==> flow/design.v <==
module segments_lut(input [4:0] score, output [13:0] segments);
    reg[13:0] seg;
    assign segments = seg;
    always @(score) begin
        case(score)
            5'd0  : seg = 14'b00000000111111;
            5'd1  : seg = 14'b00000000000011;
            5'd2  : seg = 14'b00000001101101;
            5'd3  : seg = 14'b00000001100111;
            5'd4  : seg = 14'b00000001010011;
            5'd5  : seg = 14'b00000001110110;
            5'd6  : seg = 14'b00000001111110;
            5'd7  : seg = 14'b00000000100011;
            5'd8  : seg = 14'b00000001111111;
            5'd9  : seg = 14'b00000001110111;
            5'd10 : seg = 14'b00000110111111;
            5'd11 : seg = 14'b00000110000011;
            5'd12 : seg = 14'b00000111101101;
            5'd13 : seg = 14'b00000111100111;
            5'd14 : seg = 14'b00000111010011;
            5'd15 : seg = 14'b00000111110110;
            5'd16 : seg = 14'b00000111111110;
            5'd17 : seg = 14'b00000110100011;
            5'd18 : seg = 14'b00000111111111;
            5'd19 : seg = 14'b00000111110111;
            5'd20 : seg = 14'b11011010111111;
            5'd21 : seg = 14'b11011010000011;
            5'd22 : seg = 14'b11011011101101;
            5'd23 : seg = 14'b11011011100111;
            5'd24 : seg = 14'b11011011010011;
            5'd25 : seg = 14'b11011011110110;
            5'd26 : seg = 14'b11011011111110;
            5'd27 : seg = 14'b11011010100011;
            5'd28 : seg = 14'b11011011111111;
            5'd29 : seg = 14'b11011011110111;
            5'd30 : seg = 14'b11001110111111;
            5'd31 : seg = 14'b11001110000011;
            default: seg = 7'b00000001111000;
        endcase
    end
endmodule
module video_encoder(input        clk, rst,
                                  bat_size,
                                  p1_win,
                                  p2_win,
                                  turn,
                                  start_state,
                     input [1:0]  mode,
                     input [4:0]  p1_score,
                                  p2_score,
                     input [9:0] p1_y,
                                  p2_y,
                                  ball_x,
                                  ball_y,
                                  x,
                                  y,
                     output       px_data);
    localparam LB = 20,     
               RB = 620,    
               TB = 20,     
               BB = 460,    
               thick = 6;  
    reg ML_ff , ML_nxt ,   
        FBL_ff, FBL_nxt,   
        FBR_ff, FBR_nxt,   
        SQ_ff , SQ_nxt ,   
        P1_ff , P1_nxt ,   
        P1F_ff, P1F_nxt,   
        P2_ff , P2_nxt ,   
        P2F_ff, P2F_nxt,   
        P2S_ff, P2S_nxt;   
    reg [5:0] size_ff, size_nxt;  
    wire [13:0] scl, scr;
    reg px_data_ff, px_data_nxt;
    assign px_data = px_data_ff;
    segments_lut segl(p1_score, scl);
    segments_lut segr(p2_score, scr);
    function automatic [2:0] column;
        input [9:0] tlx;
        input [6:0] size, size2, size3, size4, size5;
        begin
            if(x >= tlx && x < tlx + size) begin
                column = 0;
            end else
            if(x >= tlx + size && x < tlx + size2) begin
                column = 1;
            end else
            if(x >= tlx + size2 && x < tlx + size3) begin
                column = 2;
            end else
            if(x >= tlx + size3 && x < tlx + size4) begin
                column = 3;
            end else
            if(x >= tlx + size4 && x < tlx + size5) begin
                column = 4;
            end else column = 5;
        end
    endfunction
    function automatic letter_data;
        input [9:0] tlx, tly, x, y;
        input [4:0] letter;
        input [3:0] size;
        reg [0:29] seg;
        reg [6:0] size2, size3, size4, size5, size6;
        reg[2:0] col;
        letter_data = 1'b0;
        begin
            case(letter)
                5'd0  : seg = 30'b01110_10001_11111_10001_10001_10001;  
                5'd1  : seg = 30'b11110_10001_11110_10001_10001_11110;  
                5'd2  : seg = 30'b01110_10001_10000_10000_10001_01110;  
                5'd3  : seg = 30'b11110_10001_10001_10001_10001_11110;  
                5'd4  : seg = 30'b11111_10000_11100_10000_10000_11111;  
                5'd5  : seg = 30'b11111_10000_11100_10000_10000_10000;  
                5'd6  : seg = 30'b01110_10001_10000_10011_10001_01110;  
                5'd7  : seg = 30'b10001_10001_10001_11111_10001_10001;  
                5'd8  : seg = 30'b01110_00100_00100_00100_00100_01110;  
                5'd9  : seg = 30'b00010_00010_00010_00010_01010_00100;  
                5'd10 : seg = 30'b10001_10010_11100_10010_10001_10001;  
                5'd11 : seg = 30'b10000_10000_10000_10000_10000_11111;  
                5'd12 : seg = 30'b10001_11011_10101_10001_10001_10001;  
                5'd13 : seg = 30'b10001_11001_10101_10011_10001_10001;  
                5'd14 : seg = 30'b01110_10001_10001_10001_10001_01110;  
                5'd15 : seg = 30'b11110_10001_11110_10000_10000_10000;  
                5'd16 : seg = 30'b01100_10010_10010_10010_10010_01101;  
                5'd17 : seg = 30'b11110_10001_11110_10100_10010_10001;  
                5'd18 : seg = 30'b01111_10000_01110_00001_00001_11110;  
                5'd19 : seg = 30'b11111_00100_00100_00100_00100_00100;  
                5'd20 : seg = 30'b10001_10001_10001_10001_10001_01110;  
                5'd21 : seg = 30'b10001_10001_10001_01010_01010_00100;  
                5'd22 : seg = 30'b10001_10001_10001_10101_10101_01010;  
                5'd23 : seg = 30'b10001_01010_00100_01010_10001_10001;  
                5'd24 : seg = 30'b10001_01010_00100_00100_00100_00100;  
                5'd25 : seg = 30'b11111_00010_00100_01000_10000_11111;  
                5'd26 : seg = 30'b10000_10000_10000_10000_00000_10000;  
                5'd27 : seg = 30'b00100_01010_00010_00100_00000_00100;  
                5'd28 : seg = 30'b00000_00000_00000_00000_00000_00100;  
                5'd29 : seg = 30'b00000_00000_01110_00000_00000_00000;  
                5'd30 : seg = 30'b00100_01100_10100_00100_00100_00100;  
                5'd31 : seg = 30'b01110_10001_00010_00100_01000_11111;  
                default: seg = 30'b00000_00000_00000_00000_00000_00000;
            endcase
            size2 = size  + size;
            size3 = size2 + size;
            size4 = size3 + size;
            size5 = size4 + size;
            size6 = size5 + size;
            col = column(tlx, size, size2, size3, size4, size5);
            if(col != 5) begin
                if(y >= tly && y < tly + size ) begin
                    if(seg[col]) letter_data = 1'b1;
                end
                if(y >= tly + size  && y < tly + size2) begin
                    if(seg[5 + col]) letter_data = 1'b1;
                end
                if(y >= tly + size2 && y < tly + size3) begin
                    if(seg[10 + col]) letter_data = 1'b1;
                end
                if(y >= tly + size3 && y < tly + size4) begin
                    if(seg[15 + col]) letter_data = 1'b1;
                end
                if(y >= tly + size4 && y < tly + size5) begin
                    if(seg[20 + col]) letter_data = 1'b1;
                end
                if(y >= tly + size5 && y < tly + size6) begin
                    if(seg[25 + col]) letter_data = 1'b1;
                end
            end
        end
    endfunction
    always @* begin
        ML_nxt  = ML_ff ;
        FBL_nxt = FBL_ff;
        FBR_nxt = FBR_ff;
        SQ_nxt  = SQ_ff ;
        P1_nxt  = P1_ff ;
        P1F_nxt = P1F_ff;
        P2_nxt  = P2_ff ;
        P2F_nxt = P2F_ff;
        P2S_nxt = P2S_ff;
        size_nxt = size_ff;
        px_data_nxt = 1'b0;
        case(mode)
            2'b00 : begin  
                ML_nxt  = 1'b1;
                FBL_nxt = 1'b0;
                FBR_nxt = 1'b0;
                SQ_nxt  = 1'b0;
                P1_nxt  = 1'b1;
                P1F_nxt = 1'b0;
                P2_nxt  = 1'b1;
                P2F_nxt = 1'b0;
                P2S_nxt = 1'b0;
            end
            2'b01 : begin  
                ML_nxt  = 1'b1;
                FBL_nxt = 1'b1;
                FBR_nxt = 1'b1;
                SQ_nxt  = 1'b0;
                P1_nxt  = 1'b1;
                P1F_nxt = 1'b1;
                P2_nxt  = 1'b1;
                P2F_nxt = 1'b1;
                P2S_nxt = 1'b0;
            end
            2'b10 : begin  
                ML_nxt  = 1'b0;
                FBL_nxt = 1'b1;
                FBR_nxt = 1'b0;
                SQ_nxt  = 1'b1;
                P1_nxt  = 1'b0;
                P1F_nxt = 1'b1;
                P2_nxt  = 1'b0;
                P2F_nxt = 1'b0;
                P2S_nxt = 1'b1;
            end
            2'b11 : begin  
                ML_nxt  = 1'b0;
                FBL_nxt = 1'b1;
                FBR_nxt = 1'b0;
                SQ_nxt  = 1'b1;
                P1_nxt  = 1'b0;
                P1F_nxt = 1'b1;
                P2_nxt  = 1'b0;
                P2F_nxt = 1'b0;
                P2S_nxt = 1'b0;
            end
        endcase
        if(x >= LB && x < RB) begin
            if((y >= TB && y < TB + thick) || (y < BB && y >= BB - thick)) begin
                px_data_nxt = 1'b1;
            end
        end
        if(ML_ff) begin
            if(x >= 317 && x <= 323) begin
                if(   (y >= 36 && y < 46) ||
                      (y >= 56 && y < 66) ||
                      (y >= 76 && y < 86) ||
                    (y >=  96 && y < 106) ||
                    (y >= 116 && y < 126) ||
                    (y >= 136 && y < 146) ||
                    (y >= 156 && y < 166) ||
                    (y >= 176 && y < 186) ||
                    (y >= 196 && y < 206) ||
                    (y >= 216 && y < 226) ||
                    (y >= 235 && y < 245) ||
                    (y >= 254 && y < 264) ||
                    (y >= 274 && y < 284) ||
                    (y >= 294 && y < 304) ||
                    (y >= 314 && y < 324) ||
                    (y >= 334 && y < 344) ||
                    (y >= 354 && y < 364) ||
                    (y >= 374 && y < 384) ||
                    (y >= 394 && y < 404) ||
                    (y >= 414 && y < 424) ||
                    (y >= 434 && y < 444)
                ) begin
                    px_data_nxt = 1'b1;
                end
            end
        end
        if(FBL_ff) begin
            if(x >= LB && x < LB + thick) begin
                if((y >= TB && y < 130) || (y >= 350 && y < BB)) begin
                    px_data_nxt = 1'b1;
                end
            end
        end
        if(FBR_ff) begin
            if(x >= RB - thick && x < RB) begin
                if((y >= TB && y < 130) || (y >= 350 && y < BB)) begin
                    px_data_nxt = 1'b1;
                end
            end
        end
        if(SQ_ff) begin
            if(x >= LB && x < LB + thick) begin
                if(y >= 130 && y < 350) begin
                    px_data_nxt = 1'b1;
                end
            end
        end
        if(bat_size) begin
            size_nxt = 6'd15;
        end else begin
            size_nxt = 6'd25;
        end
        if(y >= p1_y - size_ff && y < p1_y + size_ff) begin
            if(P1_ff && x >= 40 && x < 46) begin
                px_data_nxt = 1'b1;
            end
            if(P1F_ff && x >= 484 && x < 490) begin
                px_data_nxt = 1'b1;
            end
        end
        if(y >= p2_y - size_ff && y < p2_y + size_ff) begin
            if(P2_ff && x >= 594 && x < 600) begin
                px_data_nxt = 1'b1;
            end
            if(P2F_ff && x >= 150 && x < 156) begin
                px_data_nxt = 1'b1;
            end
            if(P2S_ff && (x == 500 || x == 501 || x == 504 || x == 505)) begin
                px_data_nxt = 1'b1;
            end
        end
        if(x >= ball_x - 4 && x < ball_x + 4) begin
            if(y >= ball_y - 4 && y < ball_y + 4) begin
                px_data_nxt = 1'b1;
            end
        end
        if(x >= 282 && x < 300) begin
            if(y >= 50 && y <= 56) begin
                if(scl[5]) begin
                    px_data_nxt = 1'b1;
                end
            end
            if(y >= 62 && y <= 68) begin
                if(scl[6]) begin
                    px_data_nxt = 1'b1;
                end
            end
            if(y >= 74 && y <= 80) begin
                if(scl[2]) begin
                    px_data_nxt = 1'b1;
                end
            end
        end
        if(x >= 282 && x < 288) begin
            if(y >= 50 && y < 68) begin
                if(scl[4]) begin
                    px_data_nxt = 1'b1;
                end
            end
            if(y >= 62 && y < 80) begin
                if(scl[3]) begin
                    px_data_nxt = 1'b1;
                end
            end
        end
        if(x >= 294 && x < 300) begin
            if(y >= 50 && y < 68) begin
                if(scl[0]) begin
                    px_data_nxt = 1'b1;
                end
            end
            if(y >= 62 && y < 80) begin
                if(scl[1]) begin
                    px_data_nxt = 1'b1;
                end
            end
        end
        if(x >= 258 && x < 276) begin
            if(y >= 50 && y <= 56) begin
                if(scl[12]) begin
                    px_data_nxt = 1'b1;
                end
            end
            if(y >= 62 && y <= 68) begin
                if(scl[13]) begin
                    px_data_nxt = 1'b1;
                end
            end
            if(y >= 74 && y <= 80) begin
                if(scl[9]) begin
                    px_data_nxt = 1'b1;
                end
            end
        end
        if(x >= 258 && x < 264) begin
            if(y >= 50 && y < 68) begin
                if(scl[11]) begin
                    px_data_nxt = 1'b1;
                end
            end
            if(y >= 62 && y < 80) begin
                if(scl[10]) begin
                    px_data_nxt = 1'b1;
                end
            end
        end
        if(x >= 270 && x < 276) begin
            if(y >= 50 && y < 68) begin
                if(scl[7]) begin
                    px_data_nxt = 1'b1;
                end
            end
            if(y >= 62 && y < 80) begin
                if(scl[8]) begin
                    px_data_nxt = 1'b1;
                end
            end
        end
        if(x >= 340 && x < 358) begin
            if(y >= 50 && y <= 56) begin
                if(scr[12]) begin
                    px_data_nxt = 1'b1;
                end
            end
            if(y >= 62 && y <= 68) begin
                if(scr[13]) begin
                    px_data_nxt = 1'b1;
                end
            end
            if(y >= 74 && y <= 80) begin
                if(scr[9]) begin
                    px_data_nxt = 1'b1;
                end
            end
        end
        if(x >= 340 && x < 346) begin
            if(y >= 50 && y < 68) begin
                if(scr[11]) begin
                    px_data_nxt = 1'b1;
                end
            end
            if(y >= 62 && y < 80) begin
                if(scr[10]) begin
                    px_data_nxt = 1'b1;
                end
            end
        end
        if(x >= 352 && x < 358) begin
            if(y >= 50 && y < 68) begin
                if(scr[7]) begin
                    px_data_nxt = 1'b1;
                end
            end
            if(y >= 62 && y < 80) begin
                if(scr[8]) begin
                    px_data_nxt = 1'b1;
                end
            end
        end
        if(x >= 364 && x < 382) begin
            if(y >= 50 && y <= 56) begin
                if(scr[5]) begin
                    px_data_nxt = 1'b1;
                end
            end
            if(y >= 62 && y <= 68) begin
                if(scr[6]) begin
                    px_data_nxt = 1'b1;
                end
            end
            if(y >= 74 && y <= 80) begin
                if(scr[2]) begin
                    px_data_nxt = 1'b1;
                end
            end
        end
        if(x >= 364 && x < 370) begin
            if(y >= 50 && y < 68) begin
                if(scr[4]) begin
                    px_data_nxt = 1'b1;
                end
            end
            if(y >= 62 && y < 80) begin
                if(scr[3]) begin
                    px_data_nxt = 1'b1;
                end
            end
        end
        if(x >= 376 && x < 382) begin
            if(y >= 50 && y < 68) begin
                if(scr[0]) begin
                    px_data_nxt = 1'b1;
                end
            end
            if(y >= 62 && y < 80) begin
                if(scr[1]) begin
                    px_data_nxt = 1'b1;
                end
            end
        end
        if(mode == 2'b10) begin
            if(x >= 550  && x < 570 && y >= 50 && y < 70) px_data_nxt = letter_data(10'd550 , 10'd50, x, y, 5'd15, 4'd3);
            if(x >= 570  && x < 590 && y >= 50 && y < 70) begin
                if(!turn) begin
                    px_data_nxt = letter_data(10'd570 , 10'd50, x, y, 5'd30, 4'd3);
                end else begin
                    px_data_nxt = letter_data(10'd570 , 10'd50, x, y, 5'd31, 4'd3);
                end
            end                 
        end
        if(p1_win || p2_win) begin
            if(x >= 120 && x < 160 && y >= 190 && y < 240) px_data_nxt = letter_data(10'd120, 10'd190, x, y, 5'd24, 4'd6);
            if(x >= 160 && x < 200 && y >= 190 && y < 240) px_data_nxt = letter_data(10'd160, 10'd190, x, y, 5'd14, 4'd6);
            if(x >= 200 && x < 240 && y >= 190 && y < 240) px_data_nxt = letter_data(10'd200, 10'd190, x, y, 5'd20, 4'd6);
            if(p1_win) begin
                if(x >= 114 && x < 154 && y >= 240 && y < 290) px_data_nxt = letter_data(10'd114, 10'd240, x, y, 5'd22, 4'd6);
                if(x >= 154 && x < 194 && y >= 240 && y < 290) px_data_nxt = letter_data(10'd154, 10'd240, x, y, 5'd8,  4'd6);
                if(x >= 194 && x < 234 && y >= 240 && y < 290) px_data_nxt = letter_data(10'd194, 10'd240, x, y, 5'd13, 4'd6);
                if(x >= 234 && x < 274 && y >= 240 && y < 290) px_data_nxt = letter_data(10'd234, 10'd240, x, y, 5'd26, 4'd6);
            end else begin
                if(x >=  92 && x < 132 && y >= 240 && y < 290) px_data_nxt = letter_data(10'd92 , 10'd240, x, y, 5'd11, 4'd6);
                if(x >= 132 && x < 172 && y >= 240 && y < 290) px_data_nxt = letter_data(10'd132, 10'd240, x, y, 5'd14, 4'd6);
                if(x >= 172 && x < 212 && y >= 240 && y < 290) px_data_nxt = letter_data(10'd172, 10'd240, x, y, 5'd18, 4'd6);
                if(x >= 212 && x < 252 && y >= 240 && y < 290) px_data_nxt = letter_data(10'd212, 10'd240, x, y, 5'd4,  4'd6);
                if(x >= 252 && x < 292 && y >= 240 && y < 290) px_data_nxt = letter_data(10'd252, 10'd240, x, y, 5'd26, 4'd6);
            end
            if(mode != 2'b11) begin
                if(x >= 410 && x < 450 && y >= 190 && y < 240) px_data_nxt = letter_data(10'd410, 10'd190, x, y, 5'd24, 4'd6);
                if(x >= 450 && x < 490 && y >= 190 && y < 240) px_data_nxt = letter_data(10'd450, 10'd190, x, y, 5'd14, 4'd6);
                if(x >= 490 && x < 530 && y >= 190 && y < 240) px_data_nxt = letter_data(10'd490, 10'd190, x, y, 5'd20, 4'd6);
                if(p2_win) begin
                    if(x >= 404 && x < 444 && y >= 240 && y < 290) px_data_nxt = letter_data(10'd404, 10'd240, x, y, 5'd22, 4'd6);
                    if(x >= 444 && x < 484 && y >= 240 && y < 290) px_data_nxt = letter_data(10'd444, 10'd240, x, y, 5'd8,  4'd6);
                    if(x >= 484 && x < 524 && y >= 240 && y < 290) px_data_nxt = letter_data(10'd484, 10'd240, x, y, 5'd13, 4'd6);
                    if(x >= 524 && x < 564 && y >= 240 && y < 290) px_data_nxt = letter_data(10'd524, 10'd240, x, y, 5'd26, 4'd6);
                end else begin
                    if(x >= 382 && x < 422 && y >= 240 && y < 290) px_data_nxt = letter_data(10'd382, 10'd240, x, y, 5'd11, 4'd6);
                    if(x >= 422 && x < 462 && y >= 240 && y < 290) px_data_nxt = letter_data(10'd422, 10'd240, x, y, 5'd14, 4'd6);
                    if(x >= 462 && x < 502 && y >= 240 && y < 290) px_data_nxt = letter_data(10'd462, 10'd240, x, y, 5'd18, 4'd6);
                    if(x >= 502 && x < 542 && y >= 240 && y < 290) px_data_nxt = letter_data(10'd502, 10'd240, x, y, 5'd4,  4'd6);
                    if(x >= 542 && x < 582 && y >= 240 && y < 290) px_data_nxt = letter_data(10'd542, 10'd240, x, y, 5'd26, 4'd6);
                end
            end
        end
        if(start_state) begin
            if(x >= 70  && x < 85  && y >= 380 && y < 400) px_data_nxt = letter_data(10'd70 , 10'd380, x, y, 5'd15, 4'd2);
            if(x >= 85  && x < 100 && y >= 380 && y < 400) px_data_nxt = letter_data(10'd85 , 10'd380, x, y, 5'd17, 4'd2);
            if(x >= 100 && x < 115 && y >= 380 && y < 400) px_data_nxt = letter_data(10'd100, 10'd380, x, y, 5'd4 , 4'd2);
            if(x >= 115 && x < 130 && y >= 380 && y < 400) px_data_nxt = letter_data(10'd115, 10'd380, x, y, 5'd18, 4'd2);
            if(x >= 130 && x < 145 && y >= 380 && y < 400) px_data_nxt = letter_data(10'd130, 10'd380, x, y, 5'd18, 4'd2);
            if(x >= 160 && x < 175 && y >= 380 && y < 400) px_data_nxt = letter_data(10'd160, 10'd380, x, y, 5'd18, 4'd2);
            if(x >= 175 && x < 190 && y >= 380 && y < 400) px_data_nxt = letter_data(10'd175, 10'd380, x, y, 5'd19, 4'd2);
            if(x >= 190 && x < 205 && y >= 380 && y < 400) px_data_nxt = letter_data(10'd190, 10'd380, x, y, 5'd0 , 4'd2);
            if(x >= 205 && x < 220 && y >= 380 && y < 400) px_data_nxt = letter_data(10'd205, 10'd380, x, y, 5'd17, 4'd2);
            if(x >= 220 && x < 235 && y >= 380 && y < 400) px_data_nxt = letter_data(10'd220, 10'd380, x, y, 5'd19, 4'd2);
        end         
    end     
    always @(posedge clk or posedge rst) begin
        if(rst) begin
            ML_ff      <= 1'b0;
            FBL_ff     <= 1'b0;
            FBR_ff     <= 1'b0;
            SQ_ff      <= 1'b0;
            P1_ff      <= 1'b0;
            P1F_ff     <= 1'b0;
            P2_ff      <= 1'b0;
            P2F_ff     <= 1'b0;
            P2S_ff     <= 1'b0;
            size_ff    <= 6'd0;
            px_data_ff <= 1'b0;
        end else begin
            ML_ff      <= ML_nxt;
            FBL_ff     <= FBL_nxt;
            FBR_ff     <= FBR_nxt;
            SQ_ff      <= SQ_nxt;
            P1_ff      <= P1_nxt;
            P1F_ff     <= P1F_nxt;
            P2_ff      <= P2_nxt;
            P2F_ff     <= P2F_nxt;
            P2S_ff     <= P2S_nxt;
            size_ff    <= size_nxt;
            px_data_ff <= px_data_nxt;
        end
    end
endmodule
module color_module(
    input         clk, rst,
                  px_data,
                  enable,
    input   [1:0] mode,
    input  [9:0] x, y,
    output [29:0] color_data);
    reg [29:0] color_data_ff, color_data_nxt;
    assign color_data = color_data_ff;
    always @* begin
        color_data_nxt = color_data_ff;
        if(mode == 1'b00) begin  
            if(!px_data) begin
                color_data_nxt = 30'b1101000000_0101000000_0011000000;
            end else color_data_nxt = 30'b1111111111_1111111111_1111111111;
        end else if(mode == 1'b01) begin  
            if(!px_data) begin
                if(x > 0   && x <  80 ||
                   x > 160 && x < 240 ||
                   x > 320 && x < 400 ||
                   x > 480 && x < 560) begin
                    color_data_nxt = 30'b0010000000_1000000000_0010000000;
                   end else color_data_nxt = 30'b0000000000_0110000000_0000000000;
            end else color_data_nxt = 30'b1111111111_1111111111_1111111111;
        end else begin  
            if(!px_data) begin
                if(x % 10 == 0) begin  
                    color_data_nxt = 30'b1010000000_0110000000_0010000000;
                end else color_data_nxt = 30'b1100000000_1000000000_0100000000;  
                if((x/10)%2) begin  
                    if(y == 120 || y == 240 || y == 360) begin
                        color_data_nxt = 30'b1010000000_0110000000_0010000000;
                    end
                end else begin
                    if(y == 60 || y == 180 || y == 300 || y == 420) begin
                        color_data_nxt = 30'b1010000000_0110000000_0010000000;
                    end
                end
            end else color_data_nxt = 30'b1111111111_1111111111_1111111111;
        end
    end
    always @(posedge clk or posedge rst) begin
        if(rst) begin
            color_data_ff <= 30'b0000000000_0000000000_0000000000;
        end else if(enable) begin
            color_data_ff <= color_data_nxt;
        end else if(px_data) begin
            color_data_ff <= 30'b1111111111_1111111111_1111111111;
        end else begin
            color_data_ff <= 1'b0000000000_0000000000_0000000000;
        end
    end
endmodule
`timescale 1ns/1ns
module vga_controller(input clk, px_en, rst, input[29:0] px_data, output[9:0] px_h, px_v, 
                        output[9:0] RED, GRN, BLU, output HSYNC, VSYNC);
    reg hs_ff, hs_nxt, vs_ff, vs_nxt;
    reg[9:0] hcount_ff, hcount_nxt;
    reg[9:0] vcount_ff, vcount_nxt;
    wire[11:0] h_total = 12'd800, v_total = 12'd525;
    wire[9:0] h_data = 10'd640, v_data = 10'd480;
    wire[7:0] h_fp = 8'd16, h_bp = 8'd48, h_pw = 8'd96, v_fp = 8'd10, v_bp = 8'd33, v_pw = 8'd2;
    wire polarity = 1'b1;
    assign RED = (hcount_ff < h_data && vcount_ff < v_data) ? px_data[29:20] : 10'd0;
    assign GRN = (hcount_ff < h_data && vcount_ff < v_data) ? px_data[19:10] : 10'd0;
    assign BLU = (hcount_ff < h_data && vcount_ff < v_data) ? px_data[9:0]   : 10'd0;
    assign HSYNC = hs_ff;
    assign VSYNC = vs_ff;
    assign px_h = hcount_ff < h_data ? hcount_ff : 1'b0;
    assign px_v = vcount_ff < v_data ? vcount_ff : 1'b0;
    always @* begin
        hs_nxt = hs_ff;
        vs_nxt = vs_ff;
        hcount_nxt = hcount_ff + 10'd1;
        vcount_nxt = vcount_ff;
        if(hcount_ff == h_total - 1) begin
            hcount_nxt = 10'd0;
            vcount_nxt = vcount_ff + 10'd1;
        end
        if(hcount_ff == h_data + h_fp - 1) begin
            hs_nxt = !polarity;
        end
        if(hcount_ff == h_data + h_fp + h_pw - 1) begin
            hs_nxt = polarity;
        end
        if(vcount_ff == v_total - 1) begin
            vcount_nxt = 10'd0;
        end
        if(vcount_ff == v_data + v_fp - 1) begin
            vs_nxt = !polarity;
        end
        if(vcount_ff == v_data + v_fp + v_pw - 1) begin
            vs_nxt = polarity;
        end
    end
    always @(posedge clk or posedge rst) begin
        if(rst) begin
            hs_ff <= 1'b1;
            vs_ff <= 1'b1;
            hcount_ff <= 10'd0;
            vcount_ff <= 10'd0;
        end else if(px_en) begin
            hs_ff <= hs_nxt;
            vs_ff <= vs_nxt;
            hcount_ff <= hcount_nxt;
            vcount_ff <= vcount_nxt;
        end
    end
endmodule
module clk_divider(input clk, rst, output px_clk);
    reg px_clk_ff, px_clk_nxt;
    assign px_clk = px_clk_ff;
    always @* begin
        px_clk_nxt = ~px_clk_ff;
    end
    always @(posedge clk or posedge rst) begin
        if(rst) begin
            px_clk_ff <= 1'b0;
        end else begin
            px_clk_ff <= px_clk_nxt;
        end
    end
endmodule
module adc_reader(input clk, rst, input[8:0] adc, output sel, output[9:0] p1_y, p2_y);
    reg[9:0] p1_ff, p1_nxt, p2_ff, p2_nxt;
    reg sel_ff, sel_nxt;
    reg[4:0] counter_ff, counter_nxt;  
    assign p1_y = p1_ff;
    assign p2_y = p2_ff;
    assign sel = sel_ff;
    always @* begin
        sel_nxt = sel_ff;
        p1_nxt = p1_ff;
        p2_nxt = p2_ff;
        counter_nxt = counter_ff + 5'd1;
        if(!counter_ff) begin
            sel_nxt = sel_ff + 1'b1;  
            if(sel_ff) begin
                p2_nxt[8:0] = adc;
                p2_nxt[9] = 1'b0;
            end else begin
                p1_nxt[8:0] = adc;
                p1_nxt[9] = 1'b0;
            end
        end
    end
    always @(posedge clk or posedge rst) begin
        if(rst) begin
            p1_ff <= 9'd240;
            p2_ff <= 9'd240;
            sel_ff <= 1'b0;
            counter_ff <= 5'd1;
        end else begin
            p1_ff <= p1_nxt;
            p2_ff <= p2_nxt;
            sel_ff <= sel_nxt;
            counter_ff <= counter_nxt;
        end
    end
endmodule
module paddle_controller(input clk, rst, p, m, bat_size, output[9:0] p2_y);
    reg [3:0] counter_ff, counter_nxt;  
    reg [9:0] p2_ff, p2_nxt;
    assign p2_y = p2_ff;
    always @* begin
        p2_nxt = p2_ff;
        counter_nxt = counter_ff + 4'd1;
        if(!counter_ff) begin
            if(!p) begin
                p2_nxt = p2_ff + 10'd1;
            end
            if(!m) begin
                p2_nxt = p2_ff - 10'd1;
            end
        end
        if(bat_size) begin
            if(p2_ff < 10'd40)  p2_nxt = 10'd40;
            if(p2_ff > 10'd440) p2_nxt = 10'd440;
        end else begin
            if(p2_ff < 10'd50)  p2_nxt = 10'd50;
            if(p2_ff > 10'd430) p2_nxt = 10'd430;
        end
    end
    always @(posedge clk or posedge rst) begin
        if(rst) begin
            p2_ff <= 10'd240;
            counter_ff <= 4'd1;
        end else begin
            p2_ff <= p2_nxt;
            counter_ff <= counter_nxt;
        end
    end
endmodule
module heading_detect(input clk, rst, input [9:0] x, y, output xh, yh);
    reg xh_ff, xh_nxt, yh_ff, yh_nxt;
    reg [9:0] x_ff, x_nxt, y_ff, y_nxt;
    assign xh = xh_ff;
    assign yh = yh_ff;
    always @* begin
        x_nxt = x;
        y_nxt = y;
        if(x < x_ff)
            xh_nxt = 1'b0;
        else if(x > x_ff)
            xh_nxt = 1'b1;
        else  xh_nxt = xh_ff;
        if(y < y_ff)
            yh_nxt = 1'b0;
        else if(y > y_ff)
            yh_nxt = 1'b1;
        else  yh_nxt = yh_ff;
    end
    always @(posedge clk or posedge rst) begin
        if(rst) begin
            xh_ff <= 1'b1;
            yh_ff <= 1'b1;
            x_ff <= 10'd60;
            y_ff <= 10'd60;
        end else begin
            xh_ff <= xh_nxt;
            yh_ff <= yh_nxt;
            x_ff <= x_nxt;
            y_ff <= y_nxt;
        end
    end
endmodule
module auto_player(
    input clk, rst, en,
          turn, hit, wall,   
          start_state, 
          hard_mode,         
          xh, yh,            
    input [1:0] mode,        
    input [9:0] bx, by, py,  
    output p, m              
);
reg p_ff, p_nxt,  
    m_ff, m_nxt;  
reg [4:0] err_count_ff, err_count_nxt;
reg [5:0] error_ff, error_nxt;
reg wall_ff, wall_nxt;
assign p = p_ff;
assign m = m_ff;
always @* begin
    p_nxt = p_ff;
    m_nxt = m_ff;
    err_count_nxt = err_count_ff;
    error_nxt = error_ff;
    wall_nxt = wall_ff;
    if(!hard_mode) begin
        if(hit || (mode == 2'b10 && wall)) err_count_nxt = err_count_ff + 5'd1;
    end else err_count_nxt = 1'b0;
    if(start_state) begin
        wall_nxt = 1'b0;
    end
    if(wall) begin
        wall_nxt = 1'b1;
    end
    case(err_count_ff)
        5'd0  : error_nxt = 6'd0;
        5'd1  : error_nxt = 6'd5;
        5'd2  : error_nxt = 6'd26;
        5'd3  : error_nxt = 6'd29;
        5'd4  : error_nxt = 6'd0;
        5'd5  : error_nxt = 6'd30;
        5'd6  : error_nxt = 6'd26;
        5'd7  : error_nxt = 6'd28;
        5'd8  : error_nxt = 6'd5;
        5'd9  : error_nxt = 6'd7;
        5'd10 : error_nxt = 6'd40;
        5'd11 : error_nxt = 6'd26;
        5'd12 : error_nxt = 6'd24;
        5'd13 : error_nxt = 6'd19;
        5'd14 : error_nxt = 6'd29;
        5'd15 : error_nxt = 6'd26;
        5'd16 : error_nxt = 6'd31;
        5'd17 : error_nxt = 6'd5;
        5'd18 : error_nxt = 6'd28;
        5'd19 : error_nxt = 6'd31;
        5'd20 : error_nxt = 6'd27;
        5'd21 : error_nxt = 6'd0;
        5'd22 : error_nxt = 6'd17;
        5'd23 : error_nxt = 6'd31;
        5'd24 : error_nxt = 6'd26;
        5'd25 : error_nxt = 6'd27;
        5'd26 : error_nxt = 6'd26;
        5'd27 : error_nxt = 6'd28;
        5'd28 : error_nxt = 6'd31;
        5'd29 : error_nxt = 6'd34;
        5'd30 : error_nxt = 6'd8;
        5'd31 : error_nxt = 6'd26;
        default: error_nxt = 6'd0;
    endcase
    if((mode == 2'b00 && xh) || (mode == 2'b01 && wall_ff) || (mode == 2'b10 && turn)) begin  
            if(py < by - error_ff) begin
                p_nxt = 1'b0;
                m_nxt = 1'b1;
            end else if(py > by + error_ff) begin
                p_nxt = 1'b1;
                m_nxt = 1'b0;
            end else begin
                p_nxt = 1'b1;
                m_nxt = 1'b1;
            end
    end else begin  
        p_nxt = 1'b1;
        m_nxt = 1'b1; 
    end
end
always @(posedge clk or posedge rst) begin
    if(rst) begin
        p_ff <= 1'b0;
        m_ff <= 1'b0;
        err_count_ff <= 5'd0;
        error_ff <= 6'd0;
        wall_ff <= 1'b0;
    end else if(en) begin
        p_ff <= p_nxt;
        m_ff <= m_nxt;
        err_count_ff <= err_count_nxt;
        error_ff <= error_nxt;
        wall_ff <= wall_nxt;
    end else begin
        p_ff <= 1'b1;
        m_ff <= 1'b1;
    end
end
endmodule
module sound_output(input clk, rst, hit, wall, goal, output sound);
    reg hit_ff , wall_ff , goal_ff,
        hit_nxt, wall_nxt, goal_nxt,
        sound_ff, sound_nxt;
    reg [12:0] counter_ff, counter_nxt;  
    reg [5:0] pulse_ff, pulse_nxt;  
    assign sound = sound_ff;
    always @* begin
        counter_nxt = counter_ff + 13'd1;
        hit_nxt = hit_ff;
        wall_nxt = wall_ff;
        goal_nxt = goal_ff;
        sound_nxt = sound_ff;
        pulse_nxt = 6'd1;
        if(hit) hit_nxt = 1'b1;
        if(wall) wall_nxt = 1'b1;
        if(goal) goal_nxt = 1'b1;
        if(hit || wall || goal) counter_nxt = 13'b1;
        if(!counter_ff) begin
            hit_nxt = 1'b0;
            wall_nxt = 1'b0;
            goal_nxt = 1'b0;
        end
        if(hit_ff || wall_ff || goal_ff) begin
            pulse_nxt = pulse_ff + 6'd1;
            if(hit_ff) begin
                if(pulse_ff == 6'd25)
                    pulse_nxt = 6'd0;
            end
            if(wall_ff) begin
                if(pulse_ff == 6'd50)
                    pulse_nxt = 6'd0;
            end
            if(goal_ff) begin
                if(pulse_ff == 6'd13)
                    pulse_nxt = 6'd0;
            end
            if(!pulse_ff) begin
                sound_nxt = ~sound_ff;
            end
        end else sound_nxt = 1'b0;
    end
    always @(posedge clk or posedge rst) begin
        if(rst) begin
            counter_ff <= 13'd0;
            hit_ff <= 1'b0;
            wall_ff <= 1'b0;
            goal_ff <= 1'b0;
            sound_ff <= 1'b0;
            pulse_ff <= 6'd1;
        end else begin
            counter_ff <= counter_nxt;
            hit_ff <= hit_nxt;
            wall_ff <= wall_nxt;
            goal_ff <= goal_nxt;
            sound_ff <= sound_nxt;
            pulse_ff <= pulse_nxt;
        end
    end
endmodule
module game_controller( input clk, rst,     
                        input  [9:0] p1_in,        
                                      p2_in,       
                        input  [1:0]  mode,        
                                      max_score,   
                        input         ball_speed,  
                                      serve_type,  
                                      angle,       
                                      bat_size,    
                                      restart,     
                                      start,       
                        output        p1_win,      
                                      p2_win,      
                                      turn,        
                                      start_state, 
                                      hit,         
                                      wall,        
                                      goal,        
                        output [1:0]  mode_out,    
                        output [4:0]  p1_score,    
                                      p2_score,    
                        output [9:0]  ball_x,      
                                      ball_y);     
    localparam[1:0] START = 2'b00,
                    GAME  = 2'b01,
                    SERVE = 2'b10,
                    ENDG  = 2'b11;
    reg [1:0] state_ff, state_nxt;
    reg [1:0] mode_ff, mode_nxt;
    reg start_state_ff;
    reg hit_ff, hit_nxt, wall_ff, wall_nxt, goal_ff, goal_nxt;
    reg [9:0] x_ff, x_nxt, y_ff, y_nxt;  
    reg xh_ff, xh_nxt, yh_ff, yh_nxt;     
    reg [3:0] counter_ff, counter_nxt;   
    reg mini_counter_ff, mini_counter_nxt;
    reg ball_en_ff, ball_en_nxt;
    reg [4:0] rand_pos_ff, rand_pos_nxt;
    reg [1:0] move_counter_ff, move_counter_nxt;
    reg [4:0] p1_score_ff, p1_score_nxt, p2_score_ff, p2_score_nxt;  
    reg turn_ff, turn_nxt;  
    reg [4:0] win_score;
    reg win1_ff, win1_nxt, win2_ff, win2_nxt;
    reg [4:0] bat;
    assign mode_out = mode_ff;
    assign start_state = start_state_ff;
    assign hit = hit_ff;
    assign wall = wall_ff;
    assign goal = goal_ff;
    assign p1_win = win1_ff;
    assign p2_win = win2_ff;
    assign turn = turn_ff;
    assign p1_score = p1_score_ff;
    assign p2_score = p2_score_ff;
    assign ball_x = x_ff;
    assign ball_y = y_ff;
    function [1:0] angles;
        input [4:0] pos;
        case(pos)
            5'd0  : angles = 2'd0;
            5'd1  : angles = 2'd1;
            5'd2  : angles = 2'd2;
            5'd3  : angles = 2'd1;
            5'd4  : angles = 2'd2;
            5'd5  : angles = 2'd0;
            5'd6  : angles = 2'd0;
            5'd7  : angles = 2'd2;
            5'd8  : angles = 2'd1;
            5'd9  : angles = 2'd0;
            5'd10 : angles = 2'd1;
            5'd11 : angles = 2'd0;
            5'd12 : angles = 2'd1;
            5'd13 : angles = 2'd2;
            5'd14 : angles = 2'd2;
            5'd15 : angles = 2'd0;
            5'd16 : angles = 2'd2;
            5'd17 : angles = 2'd1;
            5'd18 : angles = 2'd2;
            5'd19 : angles = 2'd0;
            5'd20 : angles = 2'd0;
            5'd21 : angles = 2'd2;
            5'd22 : angles = 2'd1;
            5'd23 : angles = 2'd0;
            5'd24 : angles = 2'd1;
            5'd25 : angles = 2'd0;
            5'd26 : angles = 2'd2;
            5'd27 : angles = 2'd1;
            5'd28 : angles = 2'd1;
            5'd29 : angles = 2'd0;
            5'd30 : angles = 2'd0;
            5'd31 : angles = 2'd2;
            default : angles = 2'd0;
        endcase
    endfunction
    always @* begin
        state_nxt = state_ff;
        mode_nxt = mode_ff;
        hit_nxt = 1'b0;
        wall_nxt = 1'b0;
        goal_nxt = 1'b0;
        p1_score_nxt = p1_score_ff;
        p2_score_nxt = p2_score_ff;
        turn_nxt = turn_ff;
        win1_nxt = win1_ff;
        win2_nxt = win2_ff;
        counter_nxt = counter_ff + 4'd1;
        mini_counter_nxt = mini_counter_ff;
        move_counter_nxt = move_counter_ff;
        rand_pos_nxt = rand_pos_ff;
        x_nxt = x_ff;
        y_nxt = y_ff;
        xh_nxt = xh_ff;
        yh_nxt = yh_ff;
        ball_en_nxt = ball_en_ff;
        case(state_ff)
            START : begin
                mode_nxt = mode;
                p1_score_nxt = 5'b0;
                p2_score_nxt = 5'b0;
                win1_nxt = 1'b0;
                win2_nxt = 1'b0;
                x_nxt = 10'd60;
                y_nxt = 10'd60;
                xh_nxt = 1'b1;
                yh_nxt = 1'b1;
                ball_en_nxt = 1'b0;
                turn_nxt = 1'b0;
                if(start) state_nxt = GAME;
            end
            GAME  : begin
                ball_en_nxt = 1'b1;
            end
            SERVE : begin
                ball_en_nxt = 1'b0;
                if(p1_score_ff >= win_score || p2_score_ff >= win_score) begin
                    state_nxt = ENDG;
                    if(p1_score_ff > p2_score_ff)
                        win1_nxt = 1'b1;
                    else win2_nxt = 1'b1;
                end else if(serve_type) state_nxt = GAME;
            end
            ENDG  : begin
                ball_en_nxt = 1'b1;
                if(restart) state_nxt = START;
            end
        endcase
        if(!counter_ff) begin
            mini_counter_nxt = mini_counter_ff + 1'b1;
        end
        if((!mini_counter_ff || ball_speed) && !counter_ff && ball_en_ff) begin
            move_counter_nxt = move_counter_ff + 1'b1;
            if(xh_ff) begin  
                x_nxt = x_ff + 10'd1;
            end else begin
                x_nxt = x_ff - 10'd1;
            end
            if(!angle || move_counter_ff == angles(rand_pos_ff)) begin
                move_counter_nxt = 2'b00;
                if(yh_ff) begin
                    y_nxt = y_ff + 10'd1;
                end else begin
                    y_nxt = y_ff - 10'd1;
                end
            end
        end
        case(mode_ff)
            2'b00 : begin  
                if(x_ff <= 10'd15) begin
                    xh_nxt = 1'b1;
                    x_nxt = 10'd160;
                    p2_score_nxt = p2_score_ff + 5'd1;
                    if(state_ff == GAME) state_nxt = SERVE;
                    goal_nxt = 1'b1;
                end
                if(x_ff >= 10'd625) begin
                    xh_nxt = 1'b0;
                    x_nxt = 10'd480;
                    p1_score_nxt = p1_score_ff + 5'd1;
                    if(state_ff == GAME) state_nxt = SERVE;
                    goal_nxt = 1'b1;
                end
            end
            2'b01 : begin  
                if(x_ff <= 10'd30) begin
                    if(!(y_ff >= 10'd134 && y_ff <= 10'd344)) begin
                        xh_nxt = 1'b1;
                        x_nxt = 10'd31;
                        wall_nxt = 1'b1;
                    end else if(x_ff <= 10'd15) begin
                        xh_nxt = 1'b1;
                        x_nxt = 10'd160;
                        p2_score_nxt = p2_score_ff + 5'd1;
                        if(state_ff == GAME) state_nxt = SERVE;
                        goal_nxt = 1'b1;
                    end
                end
                if(x_ff >= 10'd610) begin
                    if(!(y_ff >= 10'd134 && y_ff <= 10'd344)) begin
                        xh_nxt = 1'b0;
                        x_nxt = 10'd609;
                        wall_nxt = 1'b1;
                    end else if(x_ff >= 10'd625) begin
                        xh_nxt = 1'b0;
                        x_nxt = 10'd480;
                        p1_score_nxt = p1_score_ff + 5'd1;
                        if(state_ff == GAME) state_nxt = SERVE;
                        goal_nxt = 1'b1;
                    end
                end
            end
            2'b10 : begin  
                if(x_ff <= 10'd30) begin
                    xh_nxt = 1'b1;
                    x_nxt = 10'd31;
                    rand_pos_nxt = rand_pos_ff + 2'd1;
                    wall_nxt = 1'b1;
                end
                if(x_ff >= 625) begin
                    x_nxt = 10'd100;
                    goal_nxt = 1'b1;
                    if(turn_ff) begin
                        p1_score_nxt = p1_score_ff + 5'd1;
                        if(state_ff == GAME) state_nxt = SERVE;
                    end else begin
                        p2_score_nxt = p2_score_ff + 5'd1;
                        if(state_ff == GAME) state_nxt = SERVE;
                    end
                end
            end
            2'b11 : begin  
                if(x_ff <= 10'd30) begin
                    xh_nxt = 1'b1;
                    x_nxt = 10'd31;
                    rand_pos_nxt = rand_pos_ff + 2'd1;
                    wall_nxt = 1'b1;
                end
                if(x_ff >= 10'd625) begin
                    x_nxt = 10'd100;
                    p2_score_nxt = p2_score_ff + 5'd1;
                    if(state_ff == GAME) state_nxt = SERVE;
                    goal_nxt = 1'b1;
                end
            end
        endcase
        if(mode_ff== 2'b00 || mode_ff== 2'b01) begin  
            if(x_ff >= 10'd40 && x_ff < 10'd49 && y_ff >= p1_in - 4 - bat && y_ff <= p1_in + 4 + bat) begin
                xh_nxt = 1'b1;
                x_nxt = 10'd50;
                rand_pos_nxt = rand_pos_ff + 2'd1;
                hit_nxt = 1'b1;
            end
            if(x_ff >= 10'd591 && x_ff < 10'd600 && y_ff >= p2_in - 4 - bat && y_ff <= p2_in + 4 + bat) begin
                xh_nxt = 1'b0;
                x_nxt = 10'd590;
                rand_pos_nxt = rand_pos_ff + 2'd1;
                hit_nxt = 1'b1;
            end
        end
        if(mode_ff== 2'b01) begin  
            if(x_ff >= 10'd484 && x_ff < 10'd494 && y_ff >= p1_in - 4 - bat && y_ff <= p1_in + 4 + bat) begin
                xh_nxt = 1'b1;
                x_nxt = 10'd495;
                rand_pos_nxt = rand_pos_ff + 2'd1;
                hit_nxt = 1'b1;
                if(y_ff < 10'd240) begin
                    yh_nxt = 1'b1;
                end else begin
                    yh_nxt = 1'b0;
                end
            end
            if(x_ff >= 10'd146 && x_ff < 10'd156 && y_ff >= p2_in - 4 - bat && y_ff <= p2_in + 4 + bat) begin
                xh_nxt = 1'b0;
                x_nxt = 10'd145;
                rand_pos_nxt = rand_pos_ff + 2'd1;
                hit_nxt = 1'b1;
                if(y_ff < 10'd240) begin
                    yh_nxt = 1'b1;
                end else begin
                    yh_nxt = 1'b0;
                end
            end
        end
        if(mode_ff== 2'b10) begin  
            if(x_ff >= 10'd496 && x_ff < 10'd506 && y_ff >= p2_in - 4 - bat && y_ff <= p2_in + 4 + bat && turn_ff) begin
                xh_nxt = 1'b0;
                x_nxt = 10'd479;
                rand_pos_nxt = rand_pos_ff + 2'd1;
                turn_nxt = turn_ff + 1'b1;
                hit_nxt = 1'b1;
            end
        end
        if(mode_ff== 2'b10 || mode_ff== 2'b11) begin  
            if(x_ff >= 10'd480 && x_ff < 10'd490 && y_ff >= p1_in - 4 - bat && y_ff <= p1_in + 4 + bat && !turn_ff) begin
                xh_nxt = 1'b0;
                x_nxt = 10'd479;
                rand_pos_nxt = rand_pos_ff + 2'd1;
                if(mode == 2'b10) turn_nxt = turn_ff + 1'b1;
                if(mode_ff== 2'b11) begin
                    p1_score_nxt = p1_score_ff + 5'd1;
                    if(p1_score_ff >= max_score) state_nxt = SERVE;
                end
                hit_nxt = 1'b1;
            end
        end
        if(y_ff <= 10'd30) begin
            yh_nxt = 1'b1;
            y_nxt = 10'd31;
            wall_nxt = 1'b1;
        end
        if(y_ff >= 10'd450) begin
            yh_nxt = 1'b0;
            y_nxt = 10'd445;
            wall_nxt = 1'b1;
        end
    end
    always @(posedge clk or posedge rst) begin
        if(rst) begin 
            state_ff <= START;
            mode_ff <= 2'b00;
            start_state_ff <= 1'b0;
            hit_ff <= 1'b0;
            wall_ff <= 1'b0;
            goal_ff <= 1'b0;
            p1_score_ff <= 5'd0;
            p2_score_ff <= 5'd0;
            turn_ff <= 1'b0;
            win_score <= 5'd10;
            win1_ff <= 1'b0;
            win2_ff <= 1'b0;
            counter_ff <= 4'd1;
            mini_counter_ff <= 1'b1;
            move_counter_ff <= 1'b1;
            rand_pos_ff <= 5'd0;
            x_ff <= 10'd60;
            y_ff <= 10'd60;
            xh_ff <= 1'b1;
            yh_ff <= 1'b1;
            ball_en_ff <= 1'b0;
            bat <= 5'd25;
        end else begin
            state_ff <= state_nxt;
            mode_ff <= mode_nxt;
            if(state_ff != ENDG) begin
                p1_score_ff <= p1_score_nxt;
                p2_score_ff <= p2_score_nxt;
            end
            if(state_ff == START)
                start_state_ff <= 1'b1;
            else start_state_ff <= 1'b0;
            if(state_ff != ENDG) begin
                hit_ff <= hit_nxt;
                wall_ff <= wall_nxt;
                goal_ff <= goal_nxt;
            end else begin
                hit_ff <= 1'b0;
                wall_ff <= 1'b0;
                goal_ff <= 1'b0;
            end
            win1_ff <= win1_nxt;
            win2_ff <= win2_nxt;
            turn_ff <= turn_nxt;
            counter_ff <= counter_nxt;
            mini_counter_ff <= mini_counter_nxt;
            move_counter_ff <= move_counter_nxt;
            rand_pos_ff <= rand_pos_nxt;
            x_ff <= x_nxt;
            y_ff <= y_nxt;
            xh_ff <= xh_nxt;
            yh_ff <= yh_nxt;
            ball_en_ff <= ball_en_nxt;
            if(bat_size) begin
                bat <= 5'd15;
            end else begin
                bat <= 5'd25;
            end
            case(max_score)
            2'b00 : win_score <= 5'd10;
            2'b01 : win_score <= 5'd15;
            2'b10 : win_score <= 5'd20;
            2'b11 : win_score <= 5'd30;
        endcase
        end
    end
endmodule
module top(input clk, rst, ball_speed, serve_type, angle, bat_size, restart, start, en_color, auto, hard_mode, input[3:0] mode, max_score, input[8:0] adc, output sel, size, output sound, output [9:0] RED, GRN, BLU, output HSYNC, VSYNC, px_clk, blank);
    wire [9:0] x, y, p1_y, p2_y, bx, by;
    reg [9:0] p2_y_ff;
    wire px_data_out;
    wire [29:0] px_data_in;
    wire [4:0] score1, score2;
    wire p1_win, p2_win, turn, start_state, hit, wall, goal;
    wire p2p, p2m, xh, yh;
    wire [1:0] game_mode;
    reg[1:0] mode_in, score_in;
    wire [9:0] ap2_y, pp2_y;
    assign blank = 1'b1;
    assign size = bat_size;
    assign p2_y = p2_y_ff;
    always @(posedge clk) begin
        if(auto) p2_y_ff <= ap2_y;
        else p2_y_ff <= pp2_y;
    end
    always @(posedge clk or posedge rst) begin
        if(rst) begin
            mode_in <= 2'b00;
            score_in <= 2'b00;
        end else begin
        if(mode[0]) mode_in <= 2'b00;
        if(mode[1]) mode_in <= 2'b01;
        if(mode[2]) mode_in <= 2'b10;
        if(mode[3]) mode_in <= 2'b11;
        if(max_score[0]) score_in <= 2'b00;
        if(max_score[1]) score_in <= 2'b01;
        if(max_score[2]) score_in <= 2'b10;
        if(max_score[3]) score_in <= 2'b11;
        end
    end
    paddle_controller pctrl(clk, rst, p2p, p2m, bat_size, ap2_y);
    heading_detect heading_detect(clk, rst, bx, by, xh, yh);
    auto_player auto_player(clk, rst, auto, turn, hit, wall, start_state, hard_mode, xh, yh, game_mode, bx, by, ap2_y, p2p, p2m);
    adc_reader adc_reader(clk, rst, adc, sel, p1_y, pp2_y);
    clk_divider clk_divider(clk, rst, px_clk);
    sound_output sound_output(clk, rst, hit, wall, goal, sound);
    game_controller game_controller(clk, rst, p1_y, p2_y, mode_in, score_in, ball_speed, serve_type, angle, bat_size, restart, start, p1_win, p2_win, turn, start_state, hit, wall, goal, game_mode, score1, score2, bx, by);
    video_encoder video_encoder(clk, rst, bat_size, p1_win, p2_win, turn, start_state, game_mode, score1, score2, p1_y, p2_y, bx, by, x, y, px_data_out);
    color_module color_module(clk, rst, px_data_out, en_color, game_mode, x, y, px_data_in);
    vga_controller vga_controller(clk, ~px_clk, rst, px_data_in, x, y, RED, GRN, BLU, HSYNC, VSYNC);
endmodule
Step by step through the tools: top
Tool output for the design above, in the order of the flow.
Line numbers count from 1 in the design file above.
Library cell names are shortened.
Not given: -
- top module: top
- clock: clk
- library: sky130hd
- timing corner: tt_025C_1v80

Word-level counts
Yosys after proc, flatten, opt, wreduce and memory -nomap, before mapping. Memory bits, and registers merged into a memory's read port (data or address), are not among the register bits. Print and check cells are not counted.
Yosys's memory passes give these memory sizes; they may raise the number of words (mostly to a power of two), join words into wider ones and drop unused or constant bits.
- flip-flop bits (word level) at 224
- memories kept: 4
- output and inout port bits at 37
- word width x clocked read ports: 6
- ROM bits at 1088
- word-level cells at 3178
- noted input bits: 28
- noted reduce/logical cells: 444
- $add $sub $neg at 446
- equality and inequality tests: 75
- noted bitwise gates (word level): 4
- $lt $le $gt $ge at 516
- noted mux-type cells: 1408
- div/mod/pow operators: 2
- shifts and indexed selects: 222
- memory list (memory ; words ; width ; rd ports ; write ports ; RTL line ; text):
    (no name shown) ; 32 ; 13 ; 1 ; 0 ; 5 ;
    (no name shown) ; 32 ; 13 ; 1 ; 0 ; 5 ;
    (no name shown) ; 32 ; 6 ; 1 ; 0 ; 819 ; case(err_count_ff)
    (no name shown) ; 32 ; 2 ; 1 ; 0 ; 1006 ; case(pos)
- operators with widths (cell ; number):
    variable part select 30 x 32 -> 1 bit ; 222
    subtractor 5 x 32 -> 32 bit (first input constant) ; 185
    2-to-1 mux 30 bit ; 113
    2-to-1 mux 1 bit ; 903
    greater-or-equal comparator 10 x 8 -> 1 bit (second input constant) ; 83
    less-than comparator 10 x 8 -> 1 bit (second input constant) ; 83
    less-than comparator 10 x 9 -> 1 bit (second input constant) ; 76
    2-to-1 mux 3 bit ; 250
    greater-or-equal comparator 10 x 9 -> 1 bit (second input constant) ; 74
    adder 5 x 3 -> 6 bit (first input constant) ; 74
    2-to-1 mux 10 bit ; 43
    greater-or-equal comparator 10 x 7 -> 1 bit (second input constant) ; 39
Other operator kinds: 94; their cells: 972.

Logic depth
Depth = most cells in a row (Yosys ltp): at word level without a register or memory, in the mapped netlist without a sequential cell, where the memories' decode and read muxes count.
- word-level depth: 153
- noted ABC_AREA: 1
- noted depth in mapped cells: 69
- gate-level depth less buffers: 68

Synthesis result
Yosys stat after the flow's synthesis: flattened, memories mapped to cells. It holds for the ABC_AREA given above (unset counts as 0); a run with the other value may have another netlist.
- cells by type (cell type ; number ; total area (µm²)):
    ha_1 ; 865 ; 1.08E+04
    nand2_1 ; 1454 ; 5.46E+03
    inv_1 ; 1138 ; 4.27E+03
    dfrtp_1 ; 157 ; 3.93E+03
    o21ai_0 ; 560 ; 2.8E+03
    nor2_1 ; 688 ; 2.58E+03
    nand3_1 ; 502 ; 2512.41
    a21oi_1 ; 420 ; 2.1E+03
    xor2_1 ; 216 ; 1.89E+03
    dfstp_2 ; 38 ; 998.458
Not listed: further types 77, cells in them 1408.
- area of sequential cells at 0.0051274 mm²
- noted standard cells after synthesis: 7446
- noted flip-flop cells: 205
- buffers: 125
- chip area (Yosys) at 0.0472566 mm²

Worst setup path after synthesis
OpenSTA on the mapped netlist: ideal clock, no wires. The path of least setup slack (recovery checks aside). Input and output delay are each 20% of the period. Register names are those of the netlist, which keeps one name where synthesis merged equal registers.
- kind: flip-flop to flip-flop
- from: register vga_controller.hcount_ff[7]
- to: register video_encoder.px_data_ff
- time at the first pin: 0.000 ns
- data required time: 9.877 ns
- noted path buffers: 2
- noted path slack: 4.107 ns
- clock period at 10.0 ns
- stages: 67
- arrival time: 5.770 ns
- noted setup time: 0.123 ns
- noted delay of the path: 5.893 ns
- noted period reached after synthesis: 5.893 ns
"delay of the path" = arrival - input delay + setup time.
"stages": output pins that drive a net of the path, with the launching flip-flop's if there is one; two outputs of one cell count as two.
"period reached after synthesis" is the clock period less the worst setup slack; recovery checks do not enter. This is arithmetic on one report: input and output delays are still those of the set period (20% each).
The rows between start and end are the longest chain of elaborated cells between them; the timing report does not say that the signal goes this way. Where chains are equally long, one stands for them.
A line is the first line of the expression or statement that the cell stems from. Yosys adds cells for indexed reads and writes and turns some case tables into memories.
- cells stage by stage: dfrtp_1 buf_4 o21ai_4 nand2_2 buf_2 nor2_1 o21ai_0 nand2_1 (+51 left out) nand2_1 nand2_1 nand2_1 nand2_1 nand2_1 nand2_1 nand2_1 a21oi_1
- cells in the longest elaborated chain: 134
- elaborated cells on any way between the ends: 2463
- those cells by class: add/sub: 407; compare: 351; eq/ne: 41; shift: 222; mux: 1171; reduce/logical: 271
- ends and longest elaborated chain, after synthesis (item ; RTL line ; text):
    from (decl) ; 618 ; reg[9:0] hcount_ff, hcount_nxt;
    from (assign) ; 660 ; hcount_ff <= 10'd0;
    from (assign) ; 665 ; hcount_ff <= hcount_nxt;
    less-than comparator 10 bit ; 629 ; assign px_h = hcount_ff < h_data ? hcount_ff : 1'b0;
    2-to-1 mux 10 bit ; 629 ;
    greater-or-equal comparator 10 x 5 -> 1 bit ; 229 ; if(x >= LB && x < RB) begin
    logical AND 1 bit ; 229 ;
    (+127 left out) ; - ;
    2-to-1 mux 1 bit ; 529 ; if(x >= 205 && x < 220 && y >= 380 && y < 400) px_data_nxt = letter_data(10'd205, 10'd380, x, y, 5'd17, 4'd2);
    2-to-1 mux 1 bit ; 530 ; if(x >= 220 && x < 235 && y >= 380 && y < 400) px_data_nxt = letter_data(10'd220, 10'd380, x, y, 5'd19, 4'd2);
    2-to-1 mux 1 bit ; 520 ; if(start_state) begin
    to (assign) ; 545 ; px_data_ff <= 1'b0;
    to (assign) ; 557 ; px_data_ff <= px_data_nxt;
    to (decl) ; 74 ; reg px_data_ff, px_data_nxt;

Timing after layout
From the final timing report of run 1: the path of least setup slack in the routed layout; clock arrival at registers is part of the times.
- kind: flip-flop to flip-flop
- from: register vga_controller.hcount_ff[7]
- to: register video_encoder.px_data_ff
- noted path buffers: 5
- time at the first pin: 0.57 ns
- noted setup time: 0.14 ns
- data required time: 5.97 ns
- arrival time: 7.68 ns
- clock period at 5.56 ns
- stages: 63
- noted path slack: -1.71 ns
The rows between start and end are the longest chain of elaborated cells between them; the timing report does not say that the signal goes this way. Where chains are equally long, one stands for them.
- cells stage by stage: dfrtp_1 buf_6 o21ai_4 buf_6 buf_6 nand2_4 clkinvlp_4 nand2_1 (+47 left out) nand2_1 nand2_1 nand2_1 nand2_1 nand2_1 nand2_2 nand2_4 a21oi_4
- cells in the longest elaborated chain: 134
- elaborated cells on any way between the ends: 2463
- those cells by class: add/sub: 407; compare: 351; eq/ne: 41; shift: 222; mux: 1171; reduce/logical: 271
- ends and longest elaborated chain, post-layout (item ; RTL line ; text):
    from (decl) ; 618 ; reg[9:0] hcount_ff, hcount_nxt;
    from (assign) ; 660 ; hcount_ff <= 10'd0;
    from (assign) ; 665 ; hcount_ff <= hcount_nxt;
    less-than comparator 10 bit ; 629 ; assign px_h = hcount_ff < h_data ? hcount_ff : 1'b0;
    2-to-1 mux 10 bit ; 629 ;
    greater-or-equal comparator 10 x 5 -> 1 bit ; 229 ; if(x >= LB && x < RB) begin
    logical AND 1 bit ; 229 ;
    (+127 left out) ; - ;
    2-to-1 mux 1 bit ; 529 ; if(x >= 205 && x < 220 && y >= 380 && y < 400) px_data_nxt = letter_data(10'd205, 10'd380, x, y, 5'd17, 4'd2);
    2-to-1 mux 1 bit ; 530 ; if(x >= 220 && x < 235 && y >= 380 && y < 400) px_data_nxt = letter_data(10'd220, 10'd380, x, y, 5'd19, 4'd2);
    2-to-1 mux 1 bit ; 520 ; if(start_state) begin
    to (assign) ; 545 ; px_data_ff <= 1'b0;
    to (assign) ; 557 ; px_data_ff <= px_data_nxt;
    to (decl) ; 74 ; reg px_data_ff, px_data_nxt;

Memo
Re: implementation data of top

Measured data: module top, platform sky130hd, 4 stored runs of the flow under differing settings, order arbitrary. Input and output delays are each 20% of the period that was set; the output load is 0.01 pF.
"period reached": clock period set for the run, less the worst setup slack. It is reckoned from that one timing run; input and output delays stay at 20% of the period that was set.
"time of the worst setup path" is the time allowed to the run's worst setup path (the clock period less input and output delay, where it has them) less its slack. Clock arrival times count: a late capture clock shortens it, a late launch clock lengthens it.
"total power after layout" is the tool's figure for a default switching activity; nothing was simulated.

Run 1

==> flow/run.sh <==
#!/bin/bash
# the make line also repeats the synthesis and layout settings of config.mk as NAME=value (left out here)
make -C /OpenROAD-flow-scripts/flow DESIGN_CONFIG=/design/flow/config.mk WORK_HOME=/design/flow/orfs CLKGATE_MAP_FILE= finish
==> flow/config.mk <==
export PLATFORM = sky130hd
export DESIGN_NAME = top
export DESIGN_NICKNAME = top
export VERILOG_FILES = /design/flow/design.v
export SDC_FILE = /design/flow/constraint.sdc
export NUM_CORES = 4
export LEC_CHECK = 0
export ABC_AREA = 1
export CAP_MARGIN = 35
export CELL_PAD_IN_SITES_DETAIL_PLACEMENT = 0
export CELL_PAD_IN_SITES_GLOBAL_PLACEMENT = 2
export CORE_ASPECT_RATIO = 1.39
export CORE_MARGIN = 2
export CORE_UTILIZATION = 37
export GPL_ROUTABILITY_DRIVEN = 0
export GPL_TIMING_DRIVEN = 0
export PLACE_DENSITY_LB_ADDON = 0.02
export SETUP_SLACK_MARGIN = 1.06
export SLEW_MARGIN = 10
export TNS_END_PERCENT = 15
==> flow/constraint.sdc <==
create_clock -name core_clock -period 5.56 [get_ports {clk}]
set_input_delay 1.1120 -clock core_clock [delete_from_list [all_inputs] [get_ports {clk}]]
set_output_delay 1.1120 -clock core_clock [all_outputs]
set_load 0.01 [all_outputs]

Measured in run 1:
- noted the standard-cell area after layout: 0.0546224 mm²
- post-route utilization: 0.431
- die size at 0.130634 mm²
- post-route worst hold slack: 0.424 ns
- total power after layout: 5647 uW
- noted the period reached: 7.272 ns
- mapped cell area after synthesis: 0.0472566 mm²
- noted the time of the worst setup path: 7.27 ns
- type of the worst setup path: flip-flop to flip-flop
- worst setup slack after layout at -1.712 ns
- noted the setup TNS: -1.712 ns

Run 2

==> flow/run.sh <==
#!/bin/bash
# the make line also repeats the synthesis and layout settings of config.mk as NAME=value (left out here)
make -C /OpenROAD-flow-scripts/flow DESIGN_CONFIG=/design/flow/config.mk WORK_HOME=/design/flow/orfs CLKGATE_MAP_FILE= finish
==> flow/config.mk <==
export PLATFORM = sky130hd
export DESIGN_NAME = top
export DESIGN_NICKNAME = top
export VERILOG_FILES = /design/flow/design.v
export SDC_FILE = /design/flow/constraint.sdc
export NUM_CORES = 4
export LEC_CHECK = 0
export ABC_AREA = 1
export CAP_MARGIN = 20
export CELL_PAD_IN_SITES_DETAIL_PLACEMENT = 0
export CORE_MARGIN = 2
export CORE_UTILIZATION = 59
export MAX_ROUTING_LAYER = met4
export PLACE_DENSITY_LB_ADDON = 0.22
export SETUP_SLACK_MARGIN = 1.37
export SLEW_MARGIN = 40
export TNS_END_PERCENT = 45
==> flow/constraint.sdc <==
create_clock -name core_clock -period 5.52 [get_ports {clk}]
set_input_delay 1.1040 -clock core_clock [delete_from_list [all_inputs] [get_ports {clk}]]
set_output_delay 1.1040 -clock core_clock [all_outputs]
set_load 0.01 [all_outputs]

Measured in run 2:
- noted the standard-cell area after layout: 0.0637149 mm²
- post-route utilization: 0.805
- die size at 0.0823747 mm²
- post-route worst hold slack: 0.427 ns
- total power after layout: 6052 uW
- noted the period reached: 6.298 ns
- mapped cell area after synthesis: 0.0472566 mm²
- noted the time of the worst setup path: 6.30 ns
- type of the worst setup path: flip-flop to flip-flop
- worst setup slack after layout at -0.778 ns
- noted the setup TNS: -0.889 ns

Run 3

==> flow/run.sh <==
#!/bin/bash
# the make line also repeats the synthesis and layout settings of config.mk as NAME=value (left out here)
make -C /OpenROAD-flow-scripts/flow DESIGN_CONFIG=/design/flow/config.mk WORK_HOME=/design/flow/orfs CLKGATE_MAP_FILE= finish
==> flow/config.mk <==
export PLATFORM = sky130hd
export DESIGN_NAME = top
export DESIGN_NICKNAME = top
export VERILOG_FILES = /design/flow/design.v
export SDC_FILE = /design/flow/constraint.sdc
export NUM_CORES = 4
export LEC_CHECK = 0
export CAP_MARGIN = 20
export CORE_MARGIN = 2
export CORE_UTILIZATION = 63
export MAX_ROUTING_LAYER = met4
export SLEW_MARGIN = 20
==> flow/constraint.sdc <==
create_clock -name core_clock -period 13.3 [get_ports {clk}]
set_input_delay 2.6600 -clock core_clock [delete_from_list [all_inputs] [get_ports {clk}]]
set_output_delay 2.6600 -clock core_clock [all_outputs]
set_load 0.01 [all_outputs]

Measured in run 3:
- noted the standard-cell area after layout: 0.0535301 mm²
- post-route utilization: 0.664
- die size at 0.0838276 mm²
- post-route worst hold slack: 0.437 ns
- total power after layout: 2298 uW
- noted the period reached: 8.035 ns
- mapped cell area after synthesis: 0.0513618 mm²
- noted the time of the worst setup path: 8.03 ns
- type of the worst setup path: flip-flop to flip-flop
- worst setup slack after layout at 5.265 ns
- noted the setup TNS: 0.000 ns

Run 4

==> flow/run.sh <==
#!/bin/bash
# the make line also repeats the synthesis and layout settings of config.mk as NAME=value (left out here)
make -C /OpenROAD-flow-scripts/flow DESIGN_CONFIG=/design/flow/config.mk WORK_HOME=/design/flow/orfs CLKGATE_MAP_FILE= finish
==> flow/config.mk <==
export PLATFORM = sky130hd
export DESIGN_NAME = top
export DESIGN_NICKNAME = top
export VERILOG_FILES = /design/flow/design.v
export SDC_FILE = /design/flow/constraint.sdc
export NUM_CORES = 4
export LEC_CHECK = 0
export ABC_AREA = 1
export CAP_MARGIN = 35
export CELL_PAD_IN_SITES_DETAIL_PLACEMENT = 1
export CELL_PAD_IN_SITES_GLOBAL_PLACEMENT = 1
export CORE_MARGIN = 2
export CORE_UTILIZATION = 37
export GPL_TIMING_DRIVEN = 0
export PLACE_DENSITY_LB_ADDON = 0.02
export SETUP_SLACK_MARGIN = 1.06
export SLEW_MARGIN = 40
export TNS_END_PERCENT = 15
==> flow/constraint.sdc <==
create_clock -name core_clock -period 5.56 [get_ports {clk}]
set_input_delay 1.1120 -clock core_clock [delete_from_list [all_inputs] [get_ports {clk}]]
set_output_delay 1.1120 -clock core_clock [all_outputs]
set_load 0.01 [all_outputs]

Measured in run 4:
- noted the standard-cell area after layout: 0.0545748 mm²
- post-route utilization: 0.429
- die size at 0.130596 mm²
- post-route worst hold slack: 0.398 ns
- total power after layout: 6164 uW
- noted the period reached: 6.984 ns
- mapped cell area after synthesis: 0.0472566 mm²
- noted the time of the worst setup path: 6.98 ns
- type of the worst setup path: flip-flop to flip-flop
- worst setup slack after layout at -1.424 ns
- noted the setup TNS: -1.869 ns
